==> flow/design.v <==
module copyEngine  #(
    parameter DATA_WIDTH       = 64,
    parameter ADDR_WIDTH       = 32,
    parameter LEN              = 16,
    parameter FULL_WORD_SIZE   = DATA_WIDTH / 8
) (
    input                             rstn,
    input                             clk,
    input                             src_dw_sel_i, 
    input                             dst_dw_sel_i, 
    input                             copy_i,
    input                             set_i,
    input        [7:0]                setVal_i,
    input                             flush_i,
    input        [LEN-1:0]            len_i,
    input        [ADDR_WIDTH-1:0]     src_i,
    input        [ADDR_WIDTH-1:0]     dst_i,
    output logic                      done_o,
    output logic                      mem_re_r,
    output logic [ADDR_WIDTH-1:0]     mem_rad_r,
    input                             mem_rreq_rdy,
    input        [DATA_WIDTH-1:0]     mem_rdat,
    input                             mem_rdat_rdy,
    output logic [FULL_WORD_SIZE-1:0] mem_bwe_r,
    output logic [ADDR_WIDTH-1:0]     mem_wad_r,
    output logic [DATA_WIDTH-1:0]     mem_wdat_r,
    input                             mem_wreq_rdy,
    output logic                      flush_r,
    output logic [ADDR_WIDTH-1:0]     cmd_adr_r,
    input                             cmd_rdy
);
    localparam int WORD_SIZE = FULL_WORD_SIZE / 2;
    localparam int RD_FIFO_DW = 32;
    localparam int RD_FIFO_AW = 4;
    localparam int BYTE_SHIFT = $clog2(FULL_WORD_SIZE);
    localparam int LOG_BYTE_SHIFT = $clog2(BYTE_SHIFT);
    localparam int ALIGN_BUF_SIZE = 2*RD_FIFO_DW;
    localparam int ALIGN_BUF_SIZE_BYTES = ALIGN_BUF_SIZE / 8;
    localparam int LOG_ALIGN_BUF_SIZE = $clog2(ALIGN_BUF_SIZE);
    localparam int LOG_ALIGN_BUF_SIZE_BYTES = $clog2(ALIGN_BUF_SIZE_BYTES);
    localparam int FULL_WRITE_MASK = {FULL_WORD_SIZE {1'b1}};
    localparam int WRITE_MASK = {WORD_SIZE {1'b1}};
    localparam int WRITE_FIRST=0;
    localparam int WRITE_MIDDLE=1;
    localparam int WRITE_LAST=2;
    localparam int WRITE_SKIP=3;  
    logic [BYTE_SHIFT-1:0]              srcShift, srcShift_r;
    logic [BYTE_SHIFT-1:0]              dstShift, dstShift_r;
    logic [BYTE_SHIFT:0]                readNum;
    logic [BYTE_SHIFT:0]                writeNum;
    logic [LOG_ALIGN_BUF_SIZE_BYTES:0]  readNum_s1;
    logic                               cmdBusy, cmdBusy_r;
    logic                               flush;
    logic [ADDR_WIDTH-1:0]              cmd_adr;
    logic                               rdBusy, rdBusy_r, wrBusy, wrBusy_r;
    logic [LEN-1:0]                     rdCnt, rdCnt_r, wrCnt, wrCnt_r;
    logic [ADDR_WIDTH-1:0]              srcPtr, srcPtr_r, dstPtr, dstPtr_r;
    logic [ALIGN_BUF_SIZE-1:0]          alignBuf_r, alignBuf;
    logic                               memset_run, memset_run_r;
    logic [7:0]                         memset_val, memset_val_r;
    logic                               rstall, wstall;
    logic                               firstRead_req, firstRead_req_r, firstRead_vld, firstRead_vld_r;
    logic                               firstWrite, firstWrite_r;
    logic [1:0]                         writeCase;
    logic [LOG_ALIGN_BUF_SIZE_BYTES:0]  bufNum, bufNum_r;
    logic [FULL_WORD_SIZE-1:0]          mem_bwe, bwe;
    logic [ADDR_WIDTH-1:0]              mem_wad;
    logic [DATA_WIDTH-1:0]              mem_wdat;
    logic                               mem_re;
    logic [ADDR_WIDTH-1:0]              mem_rad;
    logic                               rdfifo_reserve;
    logic                               rdfifo_we;
    logic                               rdfifo_re;
    logic [RD_FIFO_DW-1:0]              rdfifo_wdat;
    logic [RD_FIFO_DW-1:0]              rdfifo_rdat;
    logic                               rdfifo_rrdy;
    logic                               rdfifo_wrdy;
    logic                               almost_full;
    logic                               src_dw_sel, src_dw_sel_r; 
    logic                               dst_dw_sel, dst_dw_sel_r; 
    logic [LOG_BYTE_SHIFT:0]            src_word_size, src_word_size_r;
    logic [LOG_BYTE_SHIFT:0]            dst_word_size, dst_word_size_r;
    assign rdfifo_wdat =  src_dw_sel_r ? {mem_rdat[55:48], mem_rdat[39:32], mem_rdat[23:16], mem_rdat[7:0]} : mem_rdat[31:0];
    reserve_fifo #(
        .DW     (RD_FIFO_DW),
        .AW     (RD_FIFO_AW)
    ) rdfifo (
        .rstn            (rstn),
        .clk             (clk),
        .rd_en           (rdfifo_re),
        .reserve_en      (rdfifo_reserve),
        .dout            (rdfifo_rdat),
        .wr_en           (rdfifo_we),
        .din             (rdfifo_wdat),
        .wrdy            (rdfifo_wrdy),
        .rrdy            (rdfifo_rrdy)
    );
    always @(posedge clk or negedge rstn) begin
        if (~rstn) begin
            alignBuf_r <= 0;
            mem_re_r <= 0;
            mem_rad_r <= 0;
            mem_bwe_r <= 0;
            mem_wad_r <= 0;
            mem_wdat_r <= 0;
            {memset_run_r, memset_val_r, rdCnt_r, wrCnt_r, rdBusy_r, wrBusy_r, alignBuf_r, bufNum_r, srcShift_r, dstShift_r,
            firstWrite_r, firstRead_req_r, firstRead_vld_r, srcPtr_r, dstPtr_r, src_dw_sel_r,
            dst_dw_sel_r} <= 0;
            flush_r <= 0;
            cmd_adr_r <= 0;
            cmdBusy_r <= 0;
        end
        else begin
            alignBuf_r <= alignBuf;
            mem_re_r <= mem_re;
            mem_rad_r <= mem_rad;
            mem_bwe_r <= mem_bwe;
            mem_wad_r <= mem_wad;
            mem_wdat_r <= mem_wdat;
            {memset_run_r, memset_val_r, rdCnt_r, wrCnt_r, rdBusy_r, wrBusy_r, alignBuf_r, bufNum_r, srcShift_r, dstShift_r,  firstWrite_r, firstRead_req_r, firstRead_vld_r, srcPtr_r, dstPtr_r, src_dw_sel_r, dst_dw_sel_r} <=
                {memset_run, memset_val, rdCnt, wrCnt, rdBusy, wrBusy, alignBuf, bufNum, srcShift, dstShift, firstWrite, firstRead_req, firstRead_vld, srcPtr, dstPtr, src_dw_sel, dst_dw_sel};
            flush_r <= flush;
            cmd_adr_r <= cmd_adr;
            cmdBusy_r <= cmdBusy;
        end
    end
    always @(*) begin
        {memset_run, memset_val, rdCnt, wrCnt, rdBusy, wrBusy, alignBuf, bufNum, srcShift, dstShift, firstWrite, firstRead_req, firstRead_vld, srcPtr, dstPtr, src_dw_sel, dst_dw_sel}=
            {memset_run_r, memset_val_r, rdCnt_r, wrCnt_r, rdBusy_r, wrBusy_r, alignBuf_r, bufNum_r, srcShift_r, dstShift_r, firstWrite_r, firstRead_req_r, firstRead_vld_r, srcPtr_r, dstPtr_r, src_dw_sel_r, dst_dw_sel_r} ;
        {writeNum, rdfifo_re, bwe} = 0;
        writeCase = WRITE_SKIP;  
        cmdBusy = cmdBusy_r;
        cmd_adr = cmd_adr_r;
        flush = flush_r;
        if (~rdBusy_r && ~wrBusy_r && ~cmdBusy_r && (mem_bwe_r==0) && (copy_i || set_i || flush_i)) begin  
            srcShift = src_dw_sel_i ? (src_i & 7) : (src_i & 3);
            dstShift = dst_dw_sel_i ? (dst_i & 7) : (dst_i & 3);
            srcPtr = src_i;
            dstPtr = dst_i;
            rdCnt = len_i;
            wrCnt = len_i;
            firstRead_req = 1;
            firstRead_vld = 1;
            firstWrite = 1;
            rdBusy = copy_i;
            wrBusy = (copy_i || set_i);
            memset_run = set_i & ~copy_i;
            memset_val = setVal_i;
            src_dw_sel = src_dw_sel_i;
            dst_dw_sel = dst_dw_sel_i;
            cmdBusy = flush_i;
            cmd_adr = dst_i;
            flush = flush_i;
        end
        if (flush_r && cmd_rdy) begin
            cmdBusy = 0;
            cmd_adr = 0;
            flush = 0;
        end
            if(firstWrite_r==1) begin  
                if (dst_dw_sel_r) begin 
                    writeNum = (((FULL_WORD_SIZE-dstShift_r) / 2) > wrCnt_r) ? (wrCnt_r*2) : (FULL_WORD_SIZE-dstShift_r); 
                    writeCase = ((wrCnt_r <= WORD_SIZE) && ((writeNum/2)==wrCnt_r)) ? WRITE_LAST : WRITE_FIRST;
                end
                else begin
                    writeNum = ((WORD_SIZE-dstShift_r) > wrCnt_r) ? wrCnt_r : (WORD_SIZE-dstShift_r); 
                    writeCase = ((wrCnt_r <= WORD_SIZE) && (writeNum==wrCnt_r)) ? WRITE_LAST : WRITE_FIRST;
                end
                for (int b=0; b<FULL_WORD_SIZE; b++) begin
                    if (b < writeNum) bwe[dstShift_r + b] = 1;
                end
            end
            else if((wrCnt_r<=WORD_SIZE) && wrBusy_r) begin  
                bwe = shift_right_mask(WORD_SIZE-wrCnt_r, dst_dw_sel_r);          
                writeNum = dst_dw_sel_r ? (wrCnt_r*2) : wrCnt_r;
                writeCase = WRITE_LAST;
            end
            else begin
                bwe = dst_dw_sel_r ? {FULL_WORD_SIZE {1'b1}} : {WORD_SIZE {1'b1}};
                writeNum = dst_dw_sel_r ? FULL_WORD_SIZE : WORD_SIZE;
                writeCase = WRITE_MIDDLE;
            end
        rstall = (mem_rreq_rdy && rdBusy_r && rdfifo_wrdy) ? 0 : 1;
        wstall = (mem_wreq_rdy && wrBusy_r && (((bufNum_r>=writeNum && ~dst_dw_sel_r)) || (bufNum_r>=(writeNum/2) && dst_dw_sel_r))) ? 0 : 1;
        readNum = (firstRead_req_r && src_dw_sel_r) ? (FULL_WORD_SIZE - srcShift_r)/2 :
                  (firstRead_req_r && ~src_dw_sel_r) ? (WORD_SIZE - srcShift_r) :
                                                        WORD_SIZE;          
        mem_re = mem_re_r;
        mem_rad = mem_rad_r;
        if (~rstall) begin
            firstRead_req = 0;
            rdCnt = (rdCnt_r >= readNum) ? (rdCnt_r - readNum) : 0;
            rdBusy = (rdCnt==0) ? 0 : 1;
            srcPtr = srcPtr_r + (src_dw_sel_r ? readNum*2 : readNum);
            mem_re = 1;
            mem_rad = src_dw_sel_r ? (srcPtr_r >> BYTE_SHIFT) : (srcPtr_r >> (BYTE_SHIFT-1));
        end
        else if (mem_rreq_rdy) begin
            mem_re = 0;
        end
        rdfifo_reserve = mem_rreq_rdy & mem_re_r;
        rdfifo_we = mem_rdat_rdy; 
            if(~wstall) begin
                if (writeCase==WRITE_LAST) begin
                    bufNum = 0;
                    alignBuf = 0;
                end
                else if (dst_dw_sel) begin
                    bufNum -= (writeNum / 2);                  
                    alignBuf >>= (writeNum*4);          
                end
                else begin
                    bufNum -= writeNum;                  
                    alignBuf >>= (writeNum*8);          
                end
            end
            else begin
                bwe=0; writeCase=WRITE_SKIP; writeNum=0;  
            end
        readNum_s1 = (firstRead_vld_r && src_dw_sel_r) ? (FULL_WORD_SIZE - srcShift_r)/2 :
                    (firstRead_vld_r && ~src_dw_sel_r) ? (WORD_SIZE - srcShift_r) :
                                                         WORD_SIZE;          
        if(rdfifo_rrdy && ((bufNum+readNum_s1)<ALIGN_BUF_SIZE_BYTES) && ~memset_run_r) begin
            rdfifo_re = 1;
            firstRead_vld = 0;
            if(firstRead_vld_r && src_dw_sel_r) begin
                alignBuf |= (rdfifo_rdat >> (srcShift_r*4));
            end
            else if (firstRead_vld_r) begin
                alignBuf |= (rdfifo_rdat >> (srcShift_r*8));
            end
            else begin  
                alignBuf |= (rdfifo_rdat << (bufNum*8));      
            end
            bufNum += readNum_s1;  
        end
        else if ((bufNum<ALIGN_BUF_SIZE_BYTES) && memset_run_r && (writeCase!=WRITE_LAST)) begin
            alignBuf = {ALIGN_BUF_SIZE_BYTES {memset_val_r}};
            bufNum += (((ALIGN_BUF_SIZE_BYTES - bufNum) > wrCnt_r) ? wrCnt_r : (ALIGN_BUF_SIZE_BYTES - bufNum));
        end
        mem_bwe = mem_bwe_r;
        mem_wad = mem_wad_r;
        mem_wdat = mem_wdat_r;
        if (~wstall) begin
            firstWrite = 0;
            if (dst_dw_sel_r) begin
                dstPtr = dstPtr_r + writeNum;
                dstShift = (dstPtr & 7);
                mem_bwe = bwe;
                mem_wad = dstPtr_r >> BYTE_SHIFT;
                wrCnt = wrCnt_r - writeNum/2;
                if (firstWrite_r) begin
                    mem_wdat = shift_left(alignBuf_r[31:0], dstShift_r, dst_dw_sel_r); 
                end
                else begin
                    mem_wdat = {8'b0, alignBuf_r[31:24], 8'b0, alignBuf_r[23:16], 8'b0, alignBuf_r[15:8], 8'b0, alignBuf_r[7:0]};
                end
            end
            else begin
                dstPtr = dstPtr_r + writeNum;
                dstShift = (dstPtr & 3);
                mem_bwe = bwe;
                mem_wad = dstPtr_r >> (BYTE_SHIFT - 1);
                wrCnt = wrCnt_r - writeNum;
                if (firstWrite_r) begin
                    mem_wdat = shift_left(alignBuf_r[31:0], dstShift_r, dst_dw_sel_r); 
                end
                else begin
                    mem_wdat = alignBuf_r[31:0];
                end
            end
            if(writeCase==WRITE_LAST) begin
                wrBusy = 0;
                memset_run = 0;
            end
        end
        else if (mem_wreq_rdy) begin
            mem_bwe = 0;
        end
        done_o = ~rdBusy_r && ~wrBusy_r && (mem_bwe_r==0) && ~cmdBusy_r;
    end
function [DATA_WIDTH-1:0] shift_left;
    input [31:0]           dat;
    input [BYTE_SHIFT-1:0] shift;
    input                  dw_sel;
    if (dw_sel) begin
        shift_left = 0;
        for (int i=0; i<FULL_WORD_SIZE; i++) begin
            if ((i&1)==0) begin
                shift_left[(i + shift)*8 +: 8] = dat[i*8/2 +: 8];
            end
        end
    end
    else begin
        shift_left = (dat << (8*shift)) & ({{32{1'b0}}, {32{1'b1}}});
    end
endfunction
function [FULL_WORD_SIZE-1:0] shift_right_mask;
    input [BYTE_SHIFT-1:0] shift;
    input                  dw_sel;
    shift_right_mask = dw_sel ? (FULL_WRITE_MASK>>(shift*2)) : (WRITE_MASK>>shift);
endfunction
endmodule
module reserve_fifo#(
    parameter DW = 32,
    parameter AW = 1
)(
    input                   rstn,
    input                   clk,
    input                   reserve_en,
    input                   wr_en,
    input        [DW-1:0]   din,
    input                   rd_en,
    output logic [DW-1:0]   dout,
    output logic            wrdy,
    output logic            rrdy
);
    localparam DEPTH = (1 << AW);
    reg [DW-1:0]   mem[DEPTH];
    logic [AW-1:0] wptr, wptr_r;
    logic [AW-1:0] rptr, rptr_r;
    logic [AW:0]   num, num_r, reserveNum, reserveNum_r;
    logic          we;
    logic vrdy;
    always @(posedge clk or negedge rstn) begin
        if (~rstn) begin
            wptr_r <= 0;
            rptr_r <= 0;
            num_r <= 0;
            reserveNum_r<=0;
        end
        else begin
            wptr_r <= wptr;
            rptr_r <= rptr;
            num_r <= num;
            reserveNum_r<=reserveNum;
        end
    end
    always @(*) begin
        wrdy = (reserveNum_r < (DEPTH-1));
        rrdy = (num_r!=0);
        wptr = wptr_r;
        rptr = rptr_r;
        reserveNum = (reserveNum_r + reserve_en - rd_en);
        num        = num_r        + wr_en      - rd_en;
        we = 0;
        if (wr_en) begin
            wptr = wptr_r + 1;
            we = 1;
        end
        if (rd_en) begin
            rptr = rptr_r + 1;
        end
    end
    always @(posedge clk) begin
        if (we) begin
            mem[wptr_r] <= din;
        end
    end
    assign dout = mem[rptr_r];
endmodule
From RTL to reports: copyEngine
The steps from the RTL of copyEngine to its reports follow in flow order.
Lines are those of the file above, counted from 1.
Cell names lack the library's common part.
{"block": "design", "design": "copyEngine", "clk_port": "clk", "library": "sky130hd", "pvt_corner": "tt_025C_1v80"}

After elaboration
Source: Yosys, flattened and elaborated, memories not mapped. Widths are those after wreduce. Registers that Yosys merges into a memory's read port (data or address) are not register bits. Print and check cells do not count.
Memory sizes are those after Yosys's memory passes, which may raise the word count (mostly to a power of two), join words into wider ones and drop unused or constant bits.
{"block": "classes", "equal": 86, "logic": 12, "reduce_logical": 43, "n_addsub": 32, "n_cmp": 18, "n_mux": 183, "n_shift": 8}
{"block": "op_table", "operator": "64-bit 2-to-1 mux", "count": 10}
{"block": "op_table", "operator": "8-bit 2-to-1 mux", "count": 48}
{"block": "op_table", "operator": "32-bit zero test", "count": 11}
{"block": "op_table", "operator": "32-bit 2-to-1 mux", "count": 8}
{"block": "op_table", "operator": "64-bit OR", "count": 3}
{"block": "op_table", "operator": "4-bit by 3-bit equality test with 1-bit output (second input constant)", "count": 40}
{"block": "op_table", "operator": "4-bit by 2-bit equality test with 1-bit output (second input constant)", "count": 20}
{"block": "op_table", "operator": "16-bit 2-to-1 mux", "count": 5}
{"block": "op_table", "operator": "1-bit 2-to-1 mux", "count": 79}
{"block": "op_table", "operator": "4-bit 2-to-1 mux", "count": 19}
{"block": "op_table", "operator": "32-bit by 16-bit greater-than comparator with 1-bit output", "count": 2}
{"block": "op_table", "operator": "32-bit by 5-bit >> shifter with 64-bit output", "count": 1}
{"block": "op_table", "operator": "32-bit by 6-bit >> shifter with 64-bit output", "count": 1}
{"block": "op_table", "operator": "32-bit by 7-bit left shift with 64-bit output", "count": 1}
{"block": "op_table", "operator": "64-bit by 6-bit >> shifter with 64-bit output", "count": 1}
{"block": "op_table", "operator": "64-bit by 7-bit >> shifter with 64-bit output", "count": 1}
{"block": "op_table", "operator": "30-bit 2-to-1 mux", "count": 2}
{"block": "op_table", "operator": "4-bit by 1-bit equality test with 1-bit output (second input constant)", "count": 10}
{"block": "op_table", "operator": "16-bit by 4-bit subtractor with 16-bit output", "count": 2}
{"block": "op_table", "operator": "32-bit by 4-bit adder with 32-bit output", "count": 1}
{"block": "op_table", "operator": "32-bit by 5-bit adder with 32-bit output", "count": 1}
{"block": "op_table", "operator": "32-bit by 6-bit left shift with 32-bit output", "count": 1}
{"block": "op_table", "operator": "5-bit by 3-bit >> shifter with 32-bit output (first input constant)", "count": 1}
{"block": "op_table", "operator": "9-bit by 4-bit >> shifter with 32-bit output (first input constant)", "count": 1}
{"block": "op_table", "operator": "31-bit by 16-bit greater-than comparator with 1-bit output", "count": 1}
{"block": "op_table", "operator": "1-bit logical AND", "count": 24}
{"block": "op_table", "operator": "16-bit by 3-bit subtractor with 16-bit output", "count": 1}
{"block": "op_table", "operator": "16-bit by 3-bit <= comparator with 1-bit output (second input constant)", "count": 1}
Other operator kinds: 41; their cells: 86.
{"block": "word_totals", "reg_bits": 374, "mem_bits_ro": 64, "n_memories": 2, "out_inout_bits": 171, "word_cells": 412, "ramBits": 512, "input_bits": 163}
{"block": "memory_table", "name": "rdfifo.mem", "words": 16, "word_bits": 32, "read_ports": 1, "wr": 1, "line_no": 319, "rtl": "reg [DW-1:0]   mem[DEPTH];"}
{"block": "memory_table", "name": "(name not given)", "words": 8, "word_bits": 8, "read_ports": 1, "wr": 0, "line_no": 170, "rtl": "if (b < writeNum) bwe[dstShift_r + b] = 1;"}

Depth
Longest topological path by Yosys (ltp), each cell counted once; first at word level (registers and memories cut), then after technology mapping (sequential cells cut; the memories' decode and read muxes count).
{"block": "logic_depth", "word_depth": 24, "abc_area": 0, "depth_mapped": 46}

Netlist
Yosys stat after the flow's synthesis: flattened, memories mapped to cells. It holds for the ABC_AREA given above (unset counts as 0); a run with the other value may have another netlist.
{"block": "by_type", "cell_type": "edfxtp_1", "count": 512, "area_total_um2": 1.54E+04}
{"block": "by_type", "cell_type": "dfrtp_1", "count": 368, "area_total_um2": 9.21E+03}
{"block": "by_type", "cell_type": "mux4_2", "count": 160, "area_total_um2": 3.6E+03}
{"block": "by_type", "cell_type": "nand2_1", "count": 507, "area_total_um2": 1.9E+03}
{"block": "by_type", "cell_type": "mux2i_1", "count": 188, "area_total_um2": 1.88E+03}
{"block": "by_type", "cell_type": "o21ai_0", "count": 248, "area_total_um2": 1241.19}
{"block": "by_type", "cell_type": "a21oi_1", "count": 239, "area_total_um2": 1.2E+03}
{"block": "by_type", "cell_type": "nor2_1", "count": 311, "area_total_um2": 1167.37}
{"block": "by_type", "cell_type": "ha_1", "count": 88, "area_total_um2": 1.1E+03}
{"block": "by_type", "cell_type": "clkbuf_1", "count": 232, "area_total_um2": 870.835}
{"block": "by_type", "cell_type": "mux2_2", "count": 63, "area_total_um2": 709.43}
{"block": "by_type", "cell_type": "a221oi_1", "count": 58, "area_total_um2": 507.987}
{"block": "by_type", "cell_type": "a22oi_1", "count": 64, "area_total_um2": 480.461}
{"block": "by_type", "cell_type": "nand3_1", "count": 81, "area_total_um2": 405.389}
{"block": "by_type", "cell_type": "a222oi_1", "count": 38, "area_total_um2": 380.365}
{"block": "by_type", "cell_type": "o22ai_1", "count": 50, "area_total_um2": 312.8}
{"block": "by_type", "cell_type": "inv_1", "count": 77, "area_total_um2": 289.027}
{"block": "by_type", "cell_type": "and3_1", "count": 45, "area_total_um2": 281.52}
Other cell types: 93; their cells: 751.
{"block": "synth_totals", "cells": 4080, "ffs": 880, "n_buf": 312, "sequential_area_um2": 24583.6, "yosys_area_um2": 46777.4}
By module: a second synthesis without flattening, with its own total; a netlist apart from the flattened one above.
{"block": "unflattened", "cells_unflattened": 4177, "hier_area_um2": 46918.7}
Each row is one instance without its submodules.
{"block": "modules", "module": "copyEngine", "mod_seq_area_um2": 8758.4, "mod_area_um2": 26690.6, "n_cells": 3278, "instances": 1}
{"block": "modules", "module": "reserve_fifo", "mod_seq_area_um2": 15825.2, "mod_area_um2": 20228.2, "n_cells": 899, "instances": 1}

Worst setup path after synthesis
Path of least setup slack by OpenSTA after synthesis, without wires, with an ideal clock, recovery checks aside; 20% of the period is set as input and as output delay. Where synthesis merged equal registers, the netlist keeps one of their names.
{"block": "synth_timing", "kind": "reg-to-reg", "start": "register (name not given)", "end": "register bufNum_r[2]", "setup_time_ns": 0.139, "path_slack_ns": 0.377, "launch_ns": 0.000, "delay_ns": 9.623, "path_buffers": 4, "required_time_ns": 9.861, "tclk_ns": 10.0, "path_stages": 46, "t_arrival_ns": 9.484, "period_less_setup_slack_ns": 9.623}
"delay_ns" = arrival - input delay + setup time.
"path_stages" counts driving pins, that of a launching flip-flop among them; a cell with two outputs on the path counts twice.
"period_less_setup_slack_ns" is the clock period less the worst setup slack; recovery checks do not enter. This is arithmetic on one report: input and output delays are still those of the set period (20% each).
{"block": "synth_via", "cell_sequence": "dfrtp_1 buf_2 inv_1 ha_1 ha_1 clkbuf_1 inv_1 ha_1 a21oi_1 o21a_1 and2b_1 o21a_1 o21a_1 o211a_2 a31oi_2 inv_1 ha_1 fa_1 [10 not listed] ha_1 a21o_1 a21o_1 a21oi_1 nor2b_1 o21ai_0 nand2b_1 a211o_1 a21oi_1 o21bai_1 a21oi_1 ha_1 inv_1 fa_1 xor2_1 nor2_1 a211oi_1 a21oi_1"}
{"block": "synth_rtl", "element": "end, declared", "line_no": 65, "rtl": "logic [LOG_ALIGN_BUF_SIZE_BYTES:0]  bufNum, bufNum_r;"}
No chain of elaborated cells between the ends is given.

Path in the finished layout
Path of least setup slack in the final report of flow run A (OpenROAD, finished layout, wires in). Where an end is a register, its clock arrival counts in the times.
{"block": "layout_timing", "kind": "reg-to-reg", "start": "register (name not given)", "end": "register alignBuf_r[56]", "required_time_ns": 10.63, "t_arrival_ns": 8.47, "path_slack_ns": 2.16, "path_buffers": 1, "launch_ns": 0.78, "setup_time_ns": 0.09, "tclk_ns": 9.97, "path_stages": 28}
{"block": "layout_via", "cell_sequence": "dfrtp_1 clkinvlp_4 ha_4 ha_4 inv_6 ha_4 a21oi_2 o21a_1 and2b_2 o21a_4 o21a_4 o211a_4 a31oi_4 inv_2 ha_4 fa_2 a21boi_2 or4b_4 o311a_2 buf_4 o21ai_0 a32oi_1 o21ai_0 nand2_1 nand2_1 nor3_1 a22oi_1 o21ai_0"}
{"block": "layout_rtl", "element": "end, assigned", "line_no": 100, "rtl": "alignBuf_r <= 0;"}
{"block": "layout_rtl", "element": "end, assigned", "line_no": 114, "rtl": "alignBuf_r <= alignBuf;"}
{"block": "layout_rtl", "element": "end, declared", "line_no": 58, "rtl": "logic [ALIGN_BUF_SIZE-1:0]          alignBuf_r, alignBuf;"}
No chain of elaborated cells between the ends is given.

Appendix: measured runs

Top module copyEngine; platform sky130hd; tools Yosys and OpenROAD; 4 stored runs in no particular order. Input and output delays are each 20% of the period that was set; the output load is 0.01 pF.
"achieved_period_ns" = clock period - worst setup slack. The figure is calculated, with input and output delays left at 20% of the set period.
"power_mw" is the tool's figure for a default switching activity; nothing was simulated.

{"run": "flow run A", "settings": { "ABC_AREA": 0, "CORE_ASPECT_RATIO": 0.55, "CORE_MARGIN": 4, "CORE_UTILIZATION": 16, "CTS_CLUSTER_DIAMETER": 80, "CTS_CLUSTER_SIZE": 65, "GPL_ROUTABILITY_DRIVEN": 0, "MAX_ROUTING_LAYER": "met5", "SETUP_SLACK_MARGIN": 2.2, "SLEW_MARGIN": 10, "TNS_END_PERCENT": 15, "period_ns": 9.97, "CAP_MARGIN": 20 }, "results": { "yosys.chip_area_um2": 46777.4, "final_die_area_um2": 301462.0, "stdcell_area_um2": 56492.9, "utilization_frac": 0.195, "setup_ws_ns": 2.160, "setupTns_ns": 0.000, "worst_hold_slack_ns": 0.496, "power_mw": 18.818, "achieved_period_ns": 7.810 }}
{"run": "flow run B", "settings": { "CELL_PAD_IN_SITES_GLOBAL_PLACEMENT": 2, "CORE_UTILIZATION": 25, "CTS_CLUSTER_SIZE": 80, "GPL_ROUTABILITY_DRIVEN": 1, "MIN_ROUTING_LAYER": "met2", "PLACE_DENSITY_LB_ADDON": 0.28, "SLEW_MARGIN": 15, "period_ns": 10.1, "CAP_MARGIN": 20, "CORE_MARGIN": 2 }, "results": { "yosys.chip_area_um2": 46777.4, "final_die_area_um2": 190585.0, "stdcell_area_um2": 56100.1, "utilization_frac": 0.302, "setup_ws_ns": 0.798, "setupTns_ns": 0.000, "worst_hold_slack_ns": 0.466, "power_mw": 20.522, "achieved_period_ns": 9.302 }}
{"run": "flow run C", "settings": { "ABC_AREA": 0, "CORE_ASPECT_RATIO": 0.55, "CORE_MARGIN": 4, "CORE_UTILIZATION": 16, "CTS_CLUSTER_DIAMETER": 80, "CTS_CLUSTER_SIZE": 71, "MAX_ROUTING_LAYER": "met4", "SETUP_SLACK_MARGIN": 2.2, "SLEW_MARGIN": 10, "TNS_END_PERCENT": 15, "period_ns": 9.97, "CAP_MARGIN": 20 }, "results": { "yosys.chip_area_um2": 46777.4, "final_die_area_um2": 301462.0, "stdcell_area_um2": 56701.9, "utilization_frac": 0.196, "setup_ws_ns": 2.055, "setupTns_ns": 0.000, "worst_hold_slack_ns": 0.494, "power_mw": 19.213, "achieved_period_ns": 7.915 }}
{"run": "flow run D", "settings": { "CORE_UTILIZATION": 32, "period_ns": 9.49, "CAP_MARGIN": 20, "CORE_MARGIN": 2, "SLEW_MARGIN": 20 }, "results": { "yosys.chip_area_um2": 46777.4, "final_die_area_um2": 149255.0, "stdcell_area_um2": 54895.1, "utilization_frac": 0.378, "setup_ws_ns": 0.596, "setupTns_ns": 0.000, "worst_hold_slack_ns": 0.474, "power_mw": 20.319, "achieved_period_ns": 8.894 }}
